==> flow/design.v <==
`timescale 1ns / 1ps
module sensory_neuron( clk, rst, d, th, start, y);
	input clk, rst, start;
	input [6:0] d, th;
	output reg y;
	reg [1:0] state, nextstate;
	reg [6:0] dReg, dNext;
	reg yHold;
	always@(posedge clk)
		if (rst)
		begin
			state <= 2'b00;
			dReg <= 7'b0;
			yHold <= 1'b0;
		end
		else
		begin
			state <= nextstate;
			dReg <= dNext;
			yHold <= y;
		end
	always@(*)
	begin
		dNext = dReg;
		y = yHold;
		case (state)
			2'b00: 
				begin
				dNext = 7'b0;
				nextstate = (start)? 2'b01: 2'b00;
				y = 1'b0;
				end
			2'b01:
				begin 
				dNext = d;
				nextstate = 2'b10;
				y = 1'b0;
				end
			2'b10:
				if( dReg == th)
					nextstate = 2'b11;
				else
					nextstate = 2'b00;
			2'b11:
				begin
				y = 1'b1;
				nextstate = 2'b00;
				end
		endcase
	end
endmodule 
`timescale 1ns / 1ps
module direction_ganglion(clk, rst, distance, start, dir, colrcode, flat);
	input clk, rst, start, dir;
	input [99:0] distance;
	output reg colrcode;
	output reg [6:0] flat;
	localparam [25:0] WAIT_LIMIT = 26'd7;
	reg [3:0] state, nextstate;
	reg [25:0] cnt, cntNext;
	reg [6:0] ascnt, ascntNext, dscnt, dscntNext; 
	reg [99:0] dReg, dRegNext, prevReg, prevRegNext;
	reg colrHold;
	reg [6:0] flatHold;
	always @(posedge clk)
	if (rst)
	begin
		state <= 4'b0000;
		cnt <= 26'b0;
		ascnt <= 7'b0;
		dscnt <= 7'b0;
		dReg <= 100'b0;
		prevReg <= 100'b0;
		colrHold <= 1'b0;
		flatHold <= 7'b0;
	end
	else
	begin
		colrHold <= colrcode;
		flatHold <= flat;
		state <= nextstate;
		cnt <= cntNext;
		ascnt <= ascntNext;
		dscnt <= dscntNext;
		dReg <= dRegNext;
		prevReg <= prevRegNext;
	end
	always @(*)
	begin
		cntNext = cnt;
		ascntNext = ascnt;
		dscntNext = dscnt;
		dRegNext = dReg;
		prevRegNext = prevReg;
		colrcode = colrHold;
		flat = flatHold;
		case(state)
			4'b0000:
			begin
				cntNext = 26'b0;
				ascntNext = 7'b0;
				dscntNext = 7'b0;
				dRegNext = 100'b0;
				prevRegNext = 100'b0;
				nextstate= (start)? 4'b0001:4'b0000; 
			end
			4'b0001:
			begin
				dRegNext = distance;
				nextstate = 4'b0010;
			end
			4'b0010:
			begin
				cntNext = cnt + 1;
				if(cnt < WAIT_LIMIT)
					nextstate = 4'b0010;
				else
					nextstate = 4'b0011;
			end
			4'b0011:
			begin
				prevRegNext = dReg;
				dRegNext = distance;
				cntNext = 26'b0;
				nextstate = 4'b0100;
			end
			4'b0100:
			begin
				if	(prevReg > dReg)
					nextstate = 4'b0101;
				else if (prevReg < dReg)
					nextstate = 4'b0110;
				else
					nextstate = 4'b0010;
			end
			4'b0101:
			begin
				dscntNext = dscnt + 1;
				nextstate = (start)? 4'b0010:4'b0111;
			end
			4'b0110:
			begin
				ascntNext = ascnt + 1;
				nextstate = (start)? 4'b0010:4'b0111;
			end
			4'b0111:
				nextstate = (dir)? 4'b1000:4'b1001;
			4'b1000:
			begin
				flat = ascnt;
				colrcode = 1'b1;
				nextstate = 4'b0000;
			end
			4'b1001:
			begin
				flat = dscnt;
				colrcode = 1'b0;
				nextstate = 4'b0000;
			end
			default: 
			begin
				nextstate = 4'b0000;
				cntNext = 26'b0;
				ascntNext = 7'b0;
				dscntNext = 7'b0;
				dRegNext = 100'b0;
				prevRegNext = 100'b0;
				flat = 7'b0;
				colrcode = 1'b0;
			end
		endcase
	end
endmodule
`timescale 1ns / 1ps
module inter_neuron(clk, rst, flat, th, mode, shape_code, wAddr, wE);
	input clk, rst, mode;
	input [6:0] th, flat;
	output reg wE;
	output reg [11:0] shape_code;
	output reg [4:0] wAddr;
	reg [4:0] state, nextstate, wAddrNext;
	reg [6:0] fReg, fRegNext;
	reg [11:0] shape_codeNext;
	reg wEHold;
	always @(posedge clk)
	if (rst)
	begin
		state <= 5'b00000;
		fReg <= 7'b0;
		wAddr <= 5'b0;
		shape_code <= 12'b0;
		wEHold <= 1'b0;
	end
	else
	begin
		wEHold <= wE;
		state <= nextstate;
		fReg <= fRegNext;
		wAddr <= wAddrNext;
		shape_code <= shape_codeNext;
	end
	always @(*)
	begin
		fRegNext = fReg;
		wAddrNext = wAddr;
		shape_codeNext = shape_code;
		wE = wEHold;
		case(state)
		5'b00000:
		begin
			fRegNext = 7'b0;
			nextstate = (mode)? 5'b00000:5'b00001;
			wE = 1'b0;
		end
		5'b00001:
		begin
			fRegNext = flat;
			nextstate = 5'b00010;
			wE = 1'b0;
		end
		5'b00010:
			if (fReg == th)
				nextstate = 5'b00011;
			else
				nextstate = 5'b00000;
		5'b00011:
			case(th)
				7'b1100100: nextstate = 5'b00100;
				7'b1011111: nextstate = 5'b00101;
				7'b1011010: nextstate = 5'b00110;
				7'b1010101: nextstate = 5'b00111;
				7'b1010000: nextstate = 5'b01000;
				7'b1001011: nextstate = 5'b01001;
				7'b1000110: nextstate = 5'b01010;
				7'b1000001: nextstate = 5'b01011;
				7'b0111100: nextstate = 5'b01100;
				7'b0110111: nextstate = 5'b01101;
				7'b0110010: nextstate = 5'b01110;
				7'b0101101: nextstate = 5'b01111;
				7'b0101000: nextstate = 5'b10000;
				7'b0100011: nextstate = 5'b10001;
				7'b0011110: nextstate = 5'b10010;
				7'b0011001: nextstate = 5'b10011;
				7'b0010100: nextstate = 5'b10100;
				7'b0001111: nextstate = 5'b10101;
				7'b0001010: nextstate = 5'b10110;
				7'b0000101: nextstate = 5'b10111;
				default: nextstate = 5'b00011;
			endcase
		5'b00100:
		begin
			shape_codeNext = {fReg, 5'b00000};
			wAddrNext = 5'b00000;
			wE = 1'b1;
			nextstate = 5'b00011;
		end
		5'b00101:
		begin
			shape_codeNext = {fReg, 5'b00001};
			wAddrNext = 5'b00001;
			wE = 1'b1;
			nextstate = 5'b00011;
		end
		5'b00110:
		begin
			shape_codeNext = {fReg, 5'b00010};
			wAddrNext = 5'b00010;
			wE = 1'b1;
			nextstate = 5'b00011;
		end
		5'b00111:
		begin
			shape_codeNext = {fReg, 5'b00011};
			wAddrNext = 5'b00011;
			wE = 1'b1;
			nextstate = 5'b00011;
		end
		5'b01000:
		begin
			shape_codeNext = {fReg, 5'b00100};
			wAddrNext = 5'b00100;
			wE = 1'b1;
			nextstate = 5'b00011;
		end
		5'b01001:
		begin
			shape_codeNext = {fReg, 5'b00101};
			wAddrNext = 5'b00101;
			wE = 1'b1;
			nextstate = 5'b00011;
		end
		5'b01010:
		begin
			shape_codeNext = {fReg, 5'b00110};
			wAddrNext = 5'b00110;
			wE = 1'b1;
			nextstate = 5'b00011;
		end
		5'b01011:
		begin
			shape_codeNext = {fReg, 5'b00111};
			wAddrNext = 5'b00111;
			wE = 1'b1;
			nextstate = 5'b00011;
		end
		5'b01100:
		begin
			shape_codeNext = {fReg, 5'b01000};
			wAddrNext = 5'b01000;
			wE = 1'b1;
			nextstate = 5'b00011;
		end
		5'b01101:
		begin
			shape_codeNext = {fReg, 5'b01001};
			wAddrNext = 5'b01001;
			wE = 1'b1;
			nextstate = 5'b00011;
		end
		5'b01110:
		begin
			shape_codeNext = {fReg, 5'b01010};
			wAddrNext = 5'b01010;
			wE = 1'b1;
			nextstate = 5'b00011;
		end
		5'b01111:
		begin
			shape_codeNext = {fReg, 5'b01011};
			wAddrNext = 5'b01011;
			wE = 1'b1;
			nextstate = 5'b00011;
		end
		5'b10000:
		begin
			shape_codeNext = {fReg, 5'b01100};
			wAddrNext = 5'b01100;
			wE = 1'b1;
			nextstate = 5'b00011;
		end
		5'b10001:
		begin
			shape_codeNext = {fReg, 5'b01101};
			wAddrNext = 5'b01101;
			wE = 1'b1;
			nextstate = 5'b00011;
		end
		5'b10010:
		begin
			shape_codeNext = {fReg, 5'b01110};
			wAddrNext = 5'b01110;
			wE = 1'b1;
			nextstate = 5'b00011;
		end
		5'b10011:
		begin
			shape_codeNext = {fReg, 5'b01111};
			wAddrNext = 5'b01111;
			wE = 1'b1;
			nextstate = 5'b00011;
		end
		5'b10100:
		begin
			shape_codeNext = {fReg, 5'b10000};
			wAddrNext = 5'b10000;
			wE = 1'b1;
			nextstate = 5'b00011;
		end
		5'b10101:
		begin
			shape_codeNext = {fReg, 5'b10001};
			wAddrNext = 5'b10001;
			wE = 1'b1;
			nextstate = 5'b00011;
		end
		5'b10110:
		begin
			shape_codeNext = {fReg, 5'b10010};
			wAddrNext = 5'b10010;
			wE = 1'b1;
			nextstate = 5'b00011;
		end
		5'b10111:
		begin
			shape_codeNext = {fReg, 5'b10011};
			wAddrNext = 5'b10011;
			wE = 1'b1;
			nextstate = 5'b00011;
		end
		default: 
		begin
			nextstate = 5'b00000;
			shape_codeNext = shape_code;
			wAddrNext = wAddr;
			wE = 1'b0;
			fRegNext = fReg;
		end
	endcase
	end
endmodule
`timescale 1ns / 1ps
module memory_neuron(clk, rst, WE1, WE2, WE3, WE4, WE5, 
							WE6, WE7, WE8, WE9, WE10, WE11, 
							WE12, WE13, WE14, WE15, WE16, WE17, 
							WE18, WE19, WE20, wAddr1, wAddr2, wAddr3, 
							wAddr4, wAddr5, wAddr6, wAddr7, wAddr8, 
							wAddr9, wAddr10, wAddr11, wAddr12, wAddr13, 
							wAddr14, wAddr15, wAddr16, wAddr17, wAddr18, 
							wAddr19, wAddr20, wData1, wData2, wData3, wData4, 
							wData5, wData6, wData7, wData8, wData9, wData10, 
							wData11, wData12, wData13, wData14, wData15, wData16, 
							wData17, wData18, wData19, wData20, rAddr1, rAddr2, 
							rData1, rData2);
	input clk, rst, WE1, WE2, WE3, WE4, WE5, 
			WE6, WE7, WE8, WE9, WE10, WE11, 
			WE12, WE13, WE14, WE15, WE16, WE17, 
			WE18, WE19, WE20;
	input [4:0] wAddr1, wAddr2, wAddr3, wAddr4, wAddr5, 
					wAddr6, wAddr7, wAddr8, wAddr9, wAddr10, 
					wAddr11, wAddr12, wAddr13, wAddr14, wAddr15, 
					wAddr16, wAddr17, wAddr18, wAddr19, wAddr20, 
					rAddr1, rAddr2;
	input [11:0] wData1, wData2, wData3, wData4, wData5, wData6, 
					 wData7, wData8, wData9, wData10, wData11, wData12, 
					 wData13, wData14, wData15, wData16, wData17, wData18, 
					 wData19, wData20;
	output [11:0] rData1, rData2;
	reg [11:0] mem[31:0];
	integer i;
	always@(posedge clk)
		if(rst)
			for (i = 0; i < 32; i = i + 1)
				mem[i] <= 12'b0;
		else if(WE1)
			mem[wAddr1] <= wData1;
		else if(WE2)
			mem[wAddr2] <= wData2;
		else if(WE3)
			mem[wAddr3] <= wData3;
		else if(WE4)
			mem[wAddr4] <= wData4;
		else if(WE5)
			mem[wAddr5] <= wData5;
		else if(WE6)
			mem[wAddr6] <= wData6;
		else if(WE7)
			mem[wAddr7] <= wData7;
		else if(WE8)
			mem[wAddr8] <= wData8;
		else if(WE9)
			mem[wAddr9] <= wData9;
		else if(WE10)
			mem[wAddr10] <= wData10;
		else if(WE11)
			mem[wAddr11] <= wData11;
		else if(WE12)
			mem[wAddr12] <= wData12;
		else if(WE13)
			mem[wAddr13] <= wData13;
		else if(WE14)
			mem[wAddr14] <= wData14;
		else if(WE15)
			mem[wAddr15] <= wData15;
		else if(WE16)
			mem[wAddr16] <= wData16;
		else if(WE17)
			mem[wAddr17] <= wData17;
		else if(WE18)
			mem[wAddr18] <= wData18;
		else if(WE19)
			mem[wAddr19] <= wData19;
		else if(WE20)
			mem[wAddr20] <= wData20;
		else 
			mem[wAddr20 + 1] <= wData1;
	assign rData1 = mem[rAddr1];
	assign rData2 = mem[rAddr2];
endmodule
`timescale 1ns / 1ps
module intelligent_stimuli_comparison_unit(clk, rst, E, asc, dsc, mode, read1, read2, colr1, colr2, colr, oe, dot_m, r_Addr1, r_Addr2);
	input clk, rst, E, mode, colr1, colr2;
	input [6:0] asc, dsc;
	input [11:0] read1, read2;
	output reg colr, oe;
	output reg [4:0] dot_m, r_Addr1, r_Addr2;
	reg [4:0] state, nextstate,  r_Addr1Next,  r_Addr2Next;
	reg [7:0] ascReg, ascRegNext, dscReg, dscRegNext, 
				 remReg1, remReg1Next, remReg2, remReg2Next;
	reg [27:0] cnt, cntNext;
	reg colrHold, oeHold;
	reg [4:0] dot_mHold;
	localparam [27:0] HOLD_LIMIT = 28'd5;
	always @(posedge clk)
	if (rst)
	begin
		state <= 5'b00000;
		ascReg <= 8'b0;
		dscReg <= 8'b0;
		remReg1 <= 8'b0;
		remReg2 <= 8'b0;
		cnt <= 28'b0;
		r_Addr1 <= 5'b0;
		r_Addr2 <= 5'b0;
		colrHold <= 1'b0;
		oeHold <= 1'b0;
		dot_mHold <= 5'b0;
	end
	else
	begin
		colrHold <= colr;
		oeHold <= oe;
		dot_mHold <= dot_m;
		state <= nextstate;
		ascReg <= ascRegNext;
		dscReg <= dscRegNext;
		remReg1 <= remReg1Next;
		remReg2 <= remReg2Next;
		cnt <= cntNext;
		r_Addr1 <= r_Addr1Next;
		r_Addr2 <= r_Addr2Next;
	end
	always @(*)
	begin
		nextstate = state;
		ascRegNext = ascReg;
		dscRegNext = dscReg;
		remReg1Next = remReg1;
		remReg2Next = remReg2;
		cntNext = cnt;
		r_Addr1Next = r_Addr1;
		r_Addr2Next = r_Addr2;
		colr = colrHold;
		oe = oeHold;
		dot_m = dot_mHold;
		case(state)
			5'b00000:
			begin
				ascRegNext = 8'b0;
				dscRegNext = 8'b0;
				cntNext = 28'b0;
				remReg1Next = 8'b0;
				remReg2Next = 8'b0;
				nextstate = (mode)? 5'b00001: 5'b00000;
			end
			5'b00001:
			begin
				ascRegNext = {1'b0, asc[6:0]};  
				dscRegNext = {1'b0, dsc[6:0]};
				nextstate = (E)? 5'b00010:5'b00011;
			end
			5'b00010:
			begin
				r_Addr1Next = 5'b0;
				r_Addr2Next = 5'b0;
				nextstate = 5'b00100;
			end
			5'b00011:
			begin
				r_Addr1Next = 5'b10100;
				r_Addr2Next = 5'b10100;
				nextstate = 5'b10001;
			end
			5'b00100:
			begin
				remReg1Next = ascReg - {1'b0, read1[11:5]};
				remReg2Next = dscReg - {1'b0, read2[11:5]};
				if ( !(r_Addr1 < 5'b10100) && !(r_Addr2 < 5'b10100))
					nextstate = 5'b00000;
				else if ( !(r_Addr1 < 5'b10100) && (r_Addr2 < 5'b10100))
					nextstate = 5'b01011;
				else if (r_Addr1 < 5'b10100)
					nextstate = 5'b00101;
				else
				 nextstate = 5'b00100;
			end
			5'b00101:
			if (remReg1[7] == 1)
				nextstate = 5'b00110;
			else if (remReg1 == 8'b00000000)
				nextstate = 5'b01000;
			else if (remReg1 > 8'b00000000)
				nextstate = 5'b01001;
			else
				nextstate = 5'b00101;
			5'b00110:
			begin
				r_Addr1Next = r_Addr1 + 1;
				nextstate = 5'b00111;
			end
			5'b00111:
			if (r_Addr1 < 5'b10100)
				nextstate = 5'b00101;
			else if (!(r_Addr1 < 5'b10100))
				nextstate = 5'b01011;
			else
				nextstate = 5'b00111;
			5'b01000:
			begin
				colr = colr1;
				dot_m = read1[4:0];
				cntNext = cnt + 1;
				oe = 1'b1;
				if (cnt < HOLD_LIMIT)
					nextstate = 5'b01000;
				else if (!(cnt < HOLD_LIMIT))
					nextstate = 5'b01010;
			end
			5'b01001:
			begin
				ascRegNext = remReg1;
				nextstate = 5'b00010;
			end
			5'b01010:
			begin
				oe = 1'b0;
				cntNext = 28'b0;
				if (r_Addr1 < 5'b10100)
					nextstate = 5'b00101;
				else if (!(r_Addr1 < 5'b10100))
					nextstate = 5'b01011;
				else 
					nextstate = 5'b01010;
			end
			5'b01011:
			if (remReg2[7] == 1)
				nextstate = 5'b01100;
			else if (remReg2 == 8'b00000000)
				nextstate = 5'b01110;
			else if (remReg2 > 8'b00000000)
				nextstate = 5'b01111;
			else
				nextstate = 5'b01011;
			5'b01100:
			begin
				r_Addr2Next = r_Addr2 + 1;
				nextstate = 5'b01101;
			end
			5'b01101:
			if (r_Addr2 < 5'b10100)
				nextstate = 5'b01011;
			else if (!(r_Addr2 < 5'b10100))
				nextstate = 5'b00000;
			else
				nextstate = 5'b01101;
			5'b01110:
			begin
				colr = colr2;
				dot_m = read2[4:0];
				cntNext = cnt + 1;
				oe = 1'b1;
				if (cnt < HOLD_LIMIT)
					nextstate = 5'b01110;
				else if (!(cnt < HOLD_LIMIT))
					nextstate = 5'b10000;
				else
					nextstate = 5'b01110;
			end
			5'b01111:
			begin
				dscRegNext = remReg2;
				r_Addr2Next = 5'b00000;
				nextstate = 5'b00100;
			end
			5'b10000:
			begin
				oe = 1'b0;
				cntNext = 28'b0;
				if (r_Addr2 < 5'b10100)
					nextstate = 5'b01011;
				else if (!(r_Addr2 < 5'b10100))
					nextstate = 5'b00000;
				else
					nextstate = 5'b10000;
			end
			5'b10001:
			begin
				remReg1Next = ascReg - {1'b0, read1[11:5]};
				remReg2Next = dscReg - {1'b0, read2[11:5]};
				cntNext = 28'b0;
				oe = 1'b0;
				if ((r_Addr1 == 5'b00000) && (r_Addr2 == 5'b00000))
					nextstate = 5'b00000;
				else if ((r_Addr1 == 5'b00000) && !(r_Addr2 == 5'b00000))
					nextstate = 5'b10110;
				else if ( !(r_Addr1 == 5'b00000))
					nextstate = 5'b10010;
				else
					nextstate = 5'b10001;
			end
			5'b10010:
			if (remReg1[7] > 8'b00000000)
				nextstate = 5'b10100;
			else if (remReg1 == 8'b00000000)
				nextstate = 5'b10011;
			else
				nextstate = 5'b10010;
			5'b10011:
			begin
				colr = colr1;
				dot_m = read1[4:0];
				oe = 1'b1;
				cntNext = cnt + 1;
				if (cnt < HOLD_LIMIT)
					nextstate = 5'b10011;
				else if (!(cnt < HOLD_LIMIT))
					nextstate = 5'b10110;
				else
					nextstate = 5'b10011;
			end
			5'b10100:
			begin
				colr = colr1;
				dot_m = read1[4:0];
				oe = 1'b1;
				r_Addr1Next = r_Addr1 - 1;
				ascRegNext = remReg1;
				nextstate = 5'b10101;
			end
			5'b10101:
			begin
				cntNext = cnt + 1;
				if (cnt < HOLD_LIMIT)
					nextstate = 5'b10101;
				else if ( !(cnt < HOLD_LIMIT) && r_Addr1 != 8'b00000000)
					nextstate = 5'b10001;
				else if ( cnt < HOLD_LIMIT && r_Addr1 == 8'b00000000)
					nextstate = 5'b10110;
			end
			5'b10110:
			begin
				cntNext = 28'b0;
				oe = 1'b0;
				if (remReg2 == 8'b00000000)
					nextstate = 5'b11000;
				else if (remReg2 > 8'b00000000)
					nextstate = 5'b10111;
				else 
					nextstate = 5'b10110;
			end
			5'b10111:
			begin
				colr = colr2;
				dot_m = read2[4:0];
				oe = 1'b1;
				r_Addr2Next = r_Addr2 - 1;
				dscRegNext = remReg2;
				nextstate = 5'b10101;
			end
			5'b11000:
			begin
				colr = colr2;
				dot_m = read2[4:0];
				oe = 1'b1;
				cntNext = cnt + 1;
				if (cnt < HOLD_LIMIT)
					nextstate = 5'b11000;
				else if (!(cnt < HOLD_LIMIT))
					nextstate = 5'b00000;
				else
					nextstate = 5'b11000;
			end
			5'b11001:
			begin
				cntNext = cnt + 1;
				if (cnt < HOLD_LIMIT)
					nextstate = 5'b11001;
				else if ( !(cnt < HOLD_LIMIT) && r_Addr2 == 8'b00000000)
					nextstate = 5'b00000;
				else if ( !(cnt < HOLD_LIMIT) && r_Addr2 != 8'b00000000)
					nextstate = 5'b10110;
				else
					nextstate = 5'b11001;
			end
			default:
			begin
				ascRegNext = 8'b0;
				dscRegNext = 8'b0;
				cntNext = 28'b0;
				remReg1Next = 8'b0;
				remReg2Next = 8'b0;
				r_Addr1Next = 5'b0;
				r_Addr2Next = 5'b0;
				colr = 1'b0;
				dot_m = 5'b0;
				oe = 1'b0;
			end
		endcase
	end
endmodule
`timescale 1ns / 1ps
module brain_m(clk, rst, distance, mode, start, E, color, OE, shape);
	input clk, rst, mode, start, E;
	input [6:0] distance;
	output color, OE;
	output [4:0] shape;
	wire [99:0] W1;
	wire W2, W3, W8, W13, W14, 
		  W15, W16, W17, W18, W19, 
		  W20, W21, W22, W23, W24, 
		  W25, W26, W27, W28, W29, 
		  W30, W31;
	wire [6:0] W4, W5;
	wire [11:0] W6, W51, W52, W53, 
					W54, W55, W56, W57, 
					W58, W59, W60, W61, 
					W62, W63, W64, W65, 
					W66, W67, W68, W69, 
					W11, W12;
	wire [4:0] W7, W32, W33, W34, W35, 
				  W36, W37, W38, W39, W40, 
				  W41, W42, W43, W44, W45, 
				  W46, W47, W48, W49, W50, 
				  W9, W10;
	sensory_neuron s1(clk, rst, distance, 7'b0000010, start, W1[0]);
	sensory_neuron s2(clk, rst, distance, 7'b0000011, start, W1[1]);
	sensory_neuron s3(clk, rst, distance, 7'b0000100, start, W1[2]);
	sensory_neuron s4(clk, rst, distance, 7'b0000101, start, W1[3]);
	sensory_neuron s5(clk, rst, distance, 7'b0000110, start, W1[4]);
	sensory_neuron s6(clk, rst, distance, 7'b0000111, start, W1[5]);
	sensory_neuron s7(clk, rst, distance, 7'b0001000, start, W1[6]);
	sensory_neuron s8(clk, rst, distance, 7'b0001001, start, W1[7]);
	sensory_neuron s9(clk, rst, distance, 7'b0001010, start, W1[8]);
	sensory_neuron s10(clk, rst, distance, 7'b0001011, start, W1[9]);
	sensory_neuron s11(clk, rst, distance, 7'b0001100, start, W1[10]);
	sensory_neuron s12(clk, rst, distance, 7'b0001101, start, W1[11]);
	sensory_neuron s13(clk, rst, distance, 7'b0001110, start, W1[12]);
	sensory_neuron s14(clk, rst, distance, 7'b0001111, start, W1[13]);
	sensory_neuron s15(clk, rst, distance, 7'b0010000, start, W1[14]);
	sensory_neuron s16(clk, rst, distance, 7'b0010001, start, W1[15]);
	sensory_neuron s17(clk, rst, distance, 7'b0010010, start, W1[16]);
	sensory_neuron s18(clk, rst, distance, 7'b0010011, start, W1[17]);
	sensory_neuron s19(clk, rst, distance, 7'b0010100, start, W1[18]);
	sensory_neuron s20(clk, rst, distance, 7'b0010101, start, W1[19]);
	sensory_neuron s21(clk, rst, distance, 7'b0010110, start, W1[20]);
	sensory_neuron s22(clk, rst, distance, 7'b0010111, start, W1[21]);
	sensory_neuron s23(clk, rst, distance, 7'b0011000, start, W1[22]);
	sensory_neuron s24(clk, rst, distance, 7'b0011001, start, W1[23]);
	sensory_neuron s25(clk, rst, distance, 7'b0011010, start, W1[24]);
	sensory_neuron s26(clk, rst, distance, 7'b0011011, start, W1[25]);
	sensory_neuron s27(clk, rst, distance, 7'b0011100, start, W1[26]);
	sensory_neuron s28(clk, rst, distance, 7'b0011101, start, W1[27]);
	sensory_neuron s29(clk, rst, distance, 7'b0011110, start, W1[28]);
	sensory_neuron s30(clk, rst, distance, 7'b0011111, start, W1[29]);
	sensory_neuron s31(clk, rst, distance, 7'b0100000, start, W1[30]);
	sensory_neuron s32(clk, rst, distance, 7'b0100001, start, W1[31]);
	sensory_neuron s33(clk, rst, distance, 7'b0100010, start, W1[32]);
	sensory_neuron s34(clk, rst, distance, 7'b0100011, start, W1[33]);
	sensory_neuron s35(clk, rst, distance, 7'b0100100, start, W1[34]);
	sensory_neuron s36(clk, rst, distance, 7'b0100101, start, W1[35]);
	sensory_neuron s37(clk, rst, distance, 7'b0100110, start, W1[36]);
	sensory_neuron s38(clk, rst, distance, 7'b0100111, start, W1[37]);
	sensory_neuron s39(clk, rst, distance, 7'b0101000, start, W1[38]);
	sensory_neuron s40(clk, rst, distance, 7'b0101001, start, W1[39]);
	sensory_neuron s41(clk, rst, distance, 7'b0101010, start, W1[40]);
	sensory_neuron s42(clk, rst, distance, 7'b0101011, start, W1[41]);
	sensory_neuron s43(clk, rst, distance, 7'b0101100, start, W1[42]);
	sensory_neuron s44(clk, rst, distance, 7'b0101101, start, W1[43]);
	sensory_neuron s45(clk, rst, distance, 7'b0101110, start, W1[44]);
	sensory_neuron s46(clk, rst, distance, 7'b0101111, start, W1[45]);
	sensory_neuron s47(clk, rst, distance, 7'b0110000, start, W1[46]);
	sensory_neuron s48(clk, rst, distance, 7'b0110001, start, W1[47]);
	sensory_neuron s49(clk, rst, distance, 7'b0110010, start, W1[48]);
	sensory_neuron s50(clk, rst, distance, 7'b0110011, start, W1[49]);
	sensory_neuron s51(clk, rst, distance, 7'b0110100, start, W1[50]);
	sensory_neuron s52(clk, rst, distance, 7'b0110101, start, W1[51]);
	sensory_neuron s53(clk, rst, distance, 7'b0110110, start, W1[52]);
	sensory_neuron s54(clk, rst, distance, 7'b0110111, start, W1[53]);
	sensory_neuron s55(clk, rst, distance, 7'b0111000, start, W1[54]);
	sensory_neuron s56(clk, rst, distance, 7'b0111001, start, W1[55]);
	sensory_neuron s57(clk, rst, distance, 7'b0111010, start, W1[56]);
	sensory_neuron s58(clk, rst, distance, 7'b0111011, start, W1[57]);
	sensory_neuron s59(clk, rst, distance, 7'b0111100, start, W1[58]);
	sensory_neuron s60(clk, rst, distance, 7'b0111101, start, W1[59]);
	sensory_neuron s61(clk, rst, distance, 7'b0111110, start, W1[60]);
	sensory_neuron s62(clk, rst, distance, 7'b0111111, start, W1[61]);
	sensory_neuron s63(clk, rst, distance, 7'b1000000, start, W1[62]);
	sensory_neuron s64(clk, rst, distance, 7'b1000001, start, W1[63]);
	sensory_neuron s65(clk, rst, distance, 7'b1000010, start, W1[64]);
	sensory_neuron s66(clk, rst, distance, 7'b1000011, start, W1[65]);
	sensory_neuron s67(clk, rst, distance, 7'b1000100, start, W1[66]);
	sensory_neuron s68(clk, rst, distance, 7'b1000101, start, W1[67]);
	sensory_neuron s69(clk, rst, distance, 7'b1000110, start, W1[68]);
	sensory_neuron s70(clk, rst, distance, 7'b1000111, start, W1[69]);
	sensory_neuron s71(clk, rst, distance, 7'b1001000, start, W1[70]);
	sensory_neuron s72(clk, rst, distance, 7'b1001001, start, W1[71]);
	sensory_neuron s73(clk, rst, distance, 7'b1001010, start, W1[72]);
	sensory_neuron s74(clk, rst, distance, 7'b1001011, start, W1[73]);
	sensory_neuron s75(clk, rst, distance, 7'b1001100, start, W1[74]);
	sensory_neuron s76(clk, rst, distance, 7'b1001101, start, W1[75]);
	sensory_neuron s77(clk, rst, distance, 7'b1001110, start, W1[76]);
	sensory_neuron s78(clk, rst, distance, 7'b1001111, start, W1[77]);
	sensory_neuron s79(clk, rst, distance, 7'b1010000, start, W1[78]);
	sensory_neuron s80(clk, rst, distance, 7'b1010001, start, W1[79]);
	sensory_neuron s81(clk, rst, distance, 7'b1010010, start, W1[80]);
	sensory_neuron s82(clk, rst, distance, 7'b1010011, start, W1[81]);
	sensory_neuron s83(clk, rst, distance, 7'b1010100, start, W1[82]);
	sensory_neuron s84(clk, rst, distance, 7'b1010101, start, W1[83]);
	sensory_neuron s85(clk, rst, distance, 7'b1010110, start, W1[84]);
	sensory_neuron s86(clk, rst, distance, 7'b1010111, start, W1[85]);
	sensory_neuron s87(clk, rst, distance, 7'b1011000, start, W1[86]);
	sensory_neuron s88(clk, rst, distance, 7'b1011001, start, W1[87]);
	sensory_neuron s89(clk, rst, distance, 7'b1011010, start, W1[88]);
	sensory_neuron s90(clk, rst, distance, 7'b1011011, start, W1[89]);
	sensory_neuron s91(clk, rst, distance, 7'b1011100, start, W1[90]);
	sensory_neuron s92(clk, rst, distance, 7'b1011101, start, W1[91]);
	sensory_neuron s93(clk, rst, distance, 7'b1011110, start, W1[92]);
	sensory_neuron s94(clk, rst, distance, 7'b1011111, start, W1[93]);
	sensory_neuron s95(clk, rst, distance, 7'b1100000, start, W1[94]);
	sensory_neuron s96(clk, rst, distance, 7'b1100001, start, W1[95]);
	sensory_neuron s97(clk, rst, distance, 7'b1100010, start, W1[96]);
	sensory_neuron s98(clk, rst, distance, 7'b1100011, start, W1[97]);
	sensory_neuron s99(clk, rst, distance, 7'b1100100, start, W1[98]);
	sensory_neuron s100(clk, rst, distance, 7'b1100101, start, W1[99]);
	direction_ganglion d1(clk, rst, W1, start, 1'b1, W2, W4);
	direction_ganglion d2(clk, rst, W1, start, 1'b0, W3, W5);
	inter_neuron in1(clk, rst, W5, 7'b1100100, mode, W6, W7, W8);
	inter_neuron in2(clk, rst, W5, 7'b1011111, mode, W51, W32, W13);
	inter_neuron in3(clk, rst, W5, 7'b1011010, mode, W52, W33, W14);
	inter_neuron in4(clk, rst, W5, 7'b1010101, mode, W53, W34, W15);
	inter_neuron in5(clk, rst, W5, 7'b1010000, mode, W54, W35, W16);
	inter_neuron in6(clk, rst, W5, 7'b1001011, mode, W55, W36, W17);
	inter_neuron in7(clk, rst, W5, 7'b1000110, mode, W56, W37, W18);
	inter_neuron in8(clk, rst, W5, 7'b1000001, mode, W57, W38, W19);
	inter_neuron in9(clk, rst, W5, 7'b0111100, mode, W58, W39, W20);
	inter_neuron in10(clk, rst, W5, 7'b0110111, mode, W59, W40, W21);
	inter_neuron in11(clk, rst, W5, 7'b0110010, mode, W60, W41, W22);
	inter_neuron in12(clk, rst, W5, 7'b0101101, mode, W61, W42, W23);
	inter_neuron in13(clk, rst, W5, 7'b0101000, mode, W62, W43, W24);
	inter_neuron in14(clk, rst, W5, 7'b0100011, mode, W63, W44, W25);
	inter_neuron in15(clk, rst, W5, 7'b0011110, mode, W64, W45, W26);
	inter_neuron in16(clk, rst, W5, 7'b0011001, mode, W65, W46, W27);
	inter_neuron in17(clk, rst, W5, 7'b0010100, mode, W66, W47, W28);
	inter_neuron in18(clk, rst, W5, 7'b0001111, mode, W67, W48, W29);
	inter_neuron in19(clk, rst, W5, 7'b0001010, mode, W68, W49, W30);
	inter_neuron in20(clk, rst, W5, 7'b0000101, mode, W69, W50, W31);
	memory_neuron m(clk, rst, W8, W13, W14, W15, W16, W17, W18, W19, 
						W20, W21, W22, W23, W24, W25, W26, W27, W28, 
						W29, W30, W31, W7, W32, W33, W34, W35, W36, 
						W37, W38, W39, W40, W41, W42, W43, W44, W45, 
						W46, W47, W48, W49, W50, W6, W51, W52, W53, 
						W54, W55, W56, W57, W58, W59, W60, W61, W62, 
						W63, W64, W65, W66, W67, W68, W69, W9, W10, 
						W11, W12);
	intelligent_stimuli_comparison_unit iscu(clk, rst, E, W4, W5, mode, W11, W12, W2, W3, color, OE, shape, W9, W10);
endmodule
## Tool chain data of brain_m

What the tools print for brain_m, step after step.
Line numbers count from 1 in the design file above.
Cell names lack the library's common part.
Not given: --

- Top: brain_m
- Clock input: clk
- Library: sky130hd
- Library corner: tt_025C_1v80

## Word-level counts

Yosys after proc, flatten, opt, wreduce and memory -nomap, before mapping. Print and check cells are not counted.
Memory sizes are those after Yosys's memory passes, which may raise the word count (mostly to a power of two), join words into wider ones and drop unused or constant bits.

- Output and inout bits: 7
- Bits in latches: 0
- Bits of input ports: 12
- Bits in writable memories: 384
- Memory cells: 1
- Memory bits (read-only): 0
- Register bits after elaboration: 2,186

- Div/mod/pow operators: 0
- $lt $le $gt $ge: 12
- Equal/unequal tests: 924
- Mux-type cells: 1,405
- Shift-type cells: 0
- Bitwise operators: 0
- Multiply operators: 0
- Reductions and logical operators: 478
- $add $sub $neg: 14

Memory list:

| memory | depth | width | RTL line | source |
|---|---|---|---|---|
| m.mem | 32 | 12 | 428 | `reg [11:0] mem[31:0];` |

Operator list:

| kind | count |
|---|---|
| 12-bit parallel mux with 20-bit select | 20 |
| 12-bit 2-to-1 mux | 271 |
| 5-bit parallel mux with 20-bit select | 20 |
| 7-bit parallel mux with 2-bit select | 124 |
| 5-bit 2-to-1 mux | 292 |
| 5-bit == test (second input constant) | 170 |
| 5-bit by 4-bit == test with 1-bit output (second input constant) | 168 |
| 2-bit parallel mux with 4-bit select | 100 |
| 100-bit parallel mux with 2-bit select | 4 |
| 5-bit parallel mux with 5-bit select | 20 |
| 2-bit OR reduction | 231 |
| 20-bit OR reduction | 21 |
| 5-bit by 3-bit == test with 1-bit output (second input constant) | 84 |
| 2-bit == test (second input constant) | 200 |
| 20-bit nonzero test | 20 |
| 7-bit == test (second input constant) | 46 |
| 1-bit parallel mux with 3-bit select | 101 |
| 1-bit 2-to-1 mux | 282 |
| 7-bit by 6-bit == test with 1-bit output (second input constant) | 38 |
| 2-bit 2-to-1 mux | 122 |
| 12-bit OR reduction | 20 |
| 5-bit by 2-bit == test with 1-bit output (second input constant) | 42 |
| 100-bit > comparator | 2 |
| 100-bit less-than comparator | 2 |
| 2-bit by 1-bit == test with 1-bit output (second input constant) | 100 |
| 2-bit logical NOT | 100 |
| 7-bit by 5-bit == test with 1-bit output (second input constant) | 19 |
| 5-bit logical NOT | 23 |

Other operator kinds: 49; their cells: 191.

## Logic depth

Yosys ltp: most cells in a row. Word level: on the elaborated netlist, between registers, memories and ports. Mapped: between sequential cells and ports; inverters and the memories' decode and read muxes count.

- Depth after elaboration: 27
- ABC_AREA: 0
- Gate-level depth with buffers: 18
- Depth with buffers taken out: 15

## After synthesis

Yosys stat after the flow's synthesis: flattened, memories mapped to cells. It holds for the ABC_AREA given above (unset counts as 0); a run with the other value may have another netlist.
The area totals of this step are shown rounded.

Cell types:

| cell | count | total area (µm²) |
|---|---|---|
| dfxtp_1 | 2,232 | 4.47E+04 |
| edfxtp_1 | 384 | 1.15E+04 |
| a21oi_1 | 1,467 | 7.34E+03 |
| mux4_2 | 240 | 5.41E+03 |
| nor2_1 | 1,189 | 4,463.03 |
| o21ai_0 | 814 | 4.07E+03 |
| nand3_1 | 792 | 3.96E+03 |
| ha_1 | 226 | 2.83E+03 |
| clkbuf_1 | 631 | 2.37E+03 |
| nor3b_1 | 265 | 1.99E+03 |
| mux2i_1 | 174 | 1,741.67 |
| nor2b_1 | 261 | 1.63E+03 |
| a22o_1 | 151 | 1.32E+03 |
| nand2_1 | 303 | 1.14E+03 |
| a2111o_1 | 100 | 1,126.08 |
| inv_1 | 296 | 1.11E+03 |
| and2_1 | 152 | 950.912 |
| buf_1 | 226 | 848.314 |

Other cell types: 74; their cells: 1015.

- Cells in the netlist: 10,918
- Mapped area: 110,000 µm²
- Flip-flops: 2,616

The figures by module come from a second, unflattened synthesis with its own total; it is not the netlist above.

- Cells (unflattened synthesis): 15,596
- Area total of the unflattened synthesis: 140,000 µm²

Each row is one instance without its submodules.

By module:

| module | cells | area (µm²) | times used |
|---|---|---|---|
| sensory_neuron | 55 | 490 | 100 |
| inter_neuron | 224 | 2,000 | 20 |
| direction_ganglion | 1,534 | 12,000 | 2 |
| memory_neuron | 1,915 | 24,000 | 1 |
| intelligent_stimuli_comparison_unit | 631 | 5,300 | 1 |
| brain_m | 2 | 7.5 | 1 |

## Worst setup path after synthesis

Source: OpenSTA report_checks on the synthesized netlist (no wires, ideal clock, input and output delay 20% of the period each), path of least setup slack; recovery checks are left aside. Register names are those of the netlist, which keeps one name where synthesis merged equal registers.

- Kind: input to register
- Start point: input port rst
- End point: memory m.mem[19][0]
- Buffers on the path: 3
- Clock period: 10.0 ns
- Arrival: 4.404 ns
- Delay of the path: 2.754 ns
- External input delay: 2.000 ns
- Time at the first pin: 2.000 ns
- Required time: 9.650 ns
- Stages on the path: 12
- Slack: 5.245 ns
- Synthesis period reached: 4.755 ns

"delay of the path" is the arrival time less input delay plus setup time.
"stages on the path" counts driving pins, that of a launching flip-flop among them; a cell with two outputs on the path counts twice.
"synthesis period reached" is the clock period less the worst setup slack; recovery checks do not enter. This is arithmetic on one report: input and output delays are still those of the set period (20% each).
The rows between start and end are the longest chain of elaborated cells between them; the timing report does not say that the signal goes this way. Where chains are equally long, one stands for them.
Each line given opens the expression or statement behind the cell; cells for indexed reads and writes are added by Yosys, which also makes memories of some case tables.
Only ways into the end's enable, where the timed path ends, are counted here.

- Cells stage by stage: nor2_1 -> and4_1 -> nand4_4 -> or4_1 -> buf_2 -> o2111a_1 -> o21ai_2 -> a21o_1 -> buf_6 -> o2111ai_2 -> buf_6 -> nand2_1
- Length of the longest elaborated chain: 22
- Elaborated cells between the ends (all ways): 103
- Source lines of those cells: 1
- Those cells by class: mux (83); reduce/logical (20)

Ends and longest elaborated chain, post-synthesis:

| element | RTL line | source |
|---|---|---|
| start: declaration | 792 | `input clk, rst, mode, start, E;` |
| 1-bit 2-to-1 mux | 431 | `if(rst)` |
| 12-bit OR reduction | -- |  |
| 5-bit 2-to-1 mux x20 | -- |  |
| end: declaration | 428 | `reg [11:0] mem[31:0];` |

## Timing after layout

From the final timing report of stored run 4: the path of least setup slack in the routed layout; clock arrival at registers is part of the times.

- Kind: register to output
- Start point: register (name not given)
- End point: output port shape[0]
- Slack: 3.38 ns
- Arrival: 4.62 ns
- Stages on the path: 7
- Time at the first pin: 0.82 ns
- Required time: 8.00 ns
- Clock period: 10.0 ns
- Buffers on the path: 2
- Output delay: 2.00 ns

- Cells stage by stage: dfxtp_4 -> buf_4 -> mux4_2 -> mux4_2 -> mux2i_1 -> o221ai_1 -> clkdlybuf4s50_1

Ends and longest elaborated chain, post-layout:

| element | RTL line | source |
|---|---|---|
| end: declaration | 795 | `output [4:0] shape;` |

Chain of elaborated cells between the ends: none given.

Add stored flow runs of brain_m

Flow measurements of brain_m on sky130hd: 4 stored runs with different settings, listed in no order. Input and output delays are each 20% of the period that was set; the output load is 0.01 pF.
"time used up by the worst setup path" = time allowed to the worst setup path (clock period - input delay - output delay, where it has them) - its slack; a late launch clock adds to it, a late capture clock takes from it.
"power consumption" rests on the timing tool's default activity at the inputs, not on a simulated workload.
The measured numbers are rounded.
Settings: -- = not set for that run.
A result given as -- is not shown for that run.

| name | stored run 1 | stored run 2 | stored run 3 | stored run 4 |
|---|---|---|---|---|
| ABC_AREA | 1 | 1 | 1 | -- |
| CAP_MARGIN | 30 | 20 | 30 | 20 |
| CELL_PAD_IN_SITES_GLOBAL_PLACEMENT | 3 | 3 | 3 | -- |
| CORE_ASPECT_RATIO | 0.58 | -- | 0.58 | -- |
| CORE_UTILIZATION | 61 | 55 | 61 | 40 |
| CTS_CLUSTER_DIAMETER | 249 | 184 | 249 | -- |
| GPL_ROUTABILITY_DRIVEN | 1 | 0 | 1 | -- |
| GPL_TIMING_DRIVEN | 1 | 0 | 1 | -- |
| HOLD_SLACK_MARGIN | 0.08 | -- | 0.08 | -- |
| MIN_ROUTING_LAYER | met2 | met2 | met1 | -- |
| SETUP_SLACK_MARGIN | -0.03 | 0.06 | -0.03 | -- |
| TNS_END_PERCENT | 45 | 10 | 45 | -- |
| period_ns | 9.77 | 4.41 | 9.77 | 10.0 |
| CORE_MARGIN | 2 | 3 | 2 | 2 |
| SLEW_MARGIN | 20 | 25 | 0 | 20 |
| CELL_PAD_IN_SITES_DETAIL_PLACEMENT | -- | 2 | -- | -- |
| MAX_ROUTING_LAYER | -- | met4 | -- | -- |
| PLACE_DENSITY | -- | -- | -- | 0.6 |
| time used up by the worst setup path (ns) | -- | -- | -- | 4.62 |
| type of the worst setup path | -- | -- | -- | register to output |
| utilization | -- | -- | -- | 0.45 |
| worst slack on setup checks (ns) | -- | -- | -- | 3.4 |
| synthesis area (µm²) | -- | -- | -- | 110,000 |
| power consumption (mW) | -- | -- | -- | 23 |
| area of the die (µm²) | -- | -- | -- | 270,000 |
| setup total negative slack (ns) | -- | -- | -- | 0.000 |

Stored run 1: no final report: placement broke off with GPL-0301
Stored run 2: no final report: placement broke off with GPL-0301
Stored run 3: no final report: placement broke off with GPL-0301
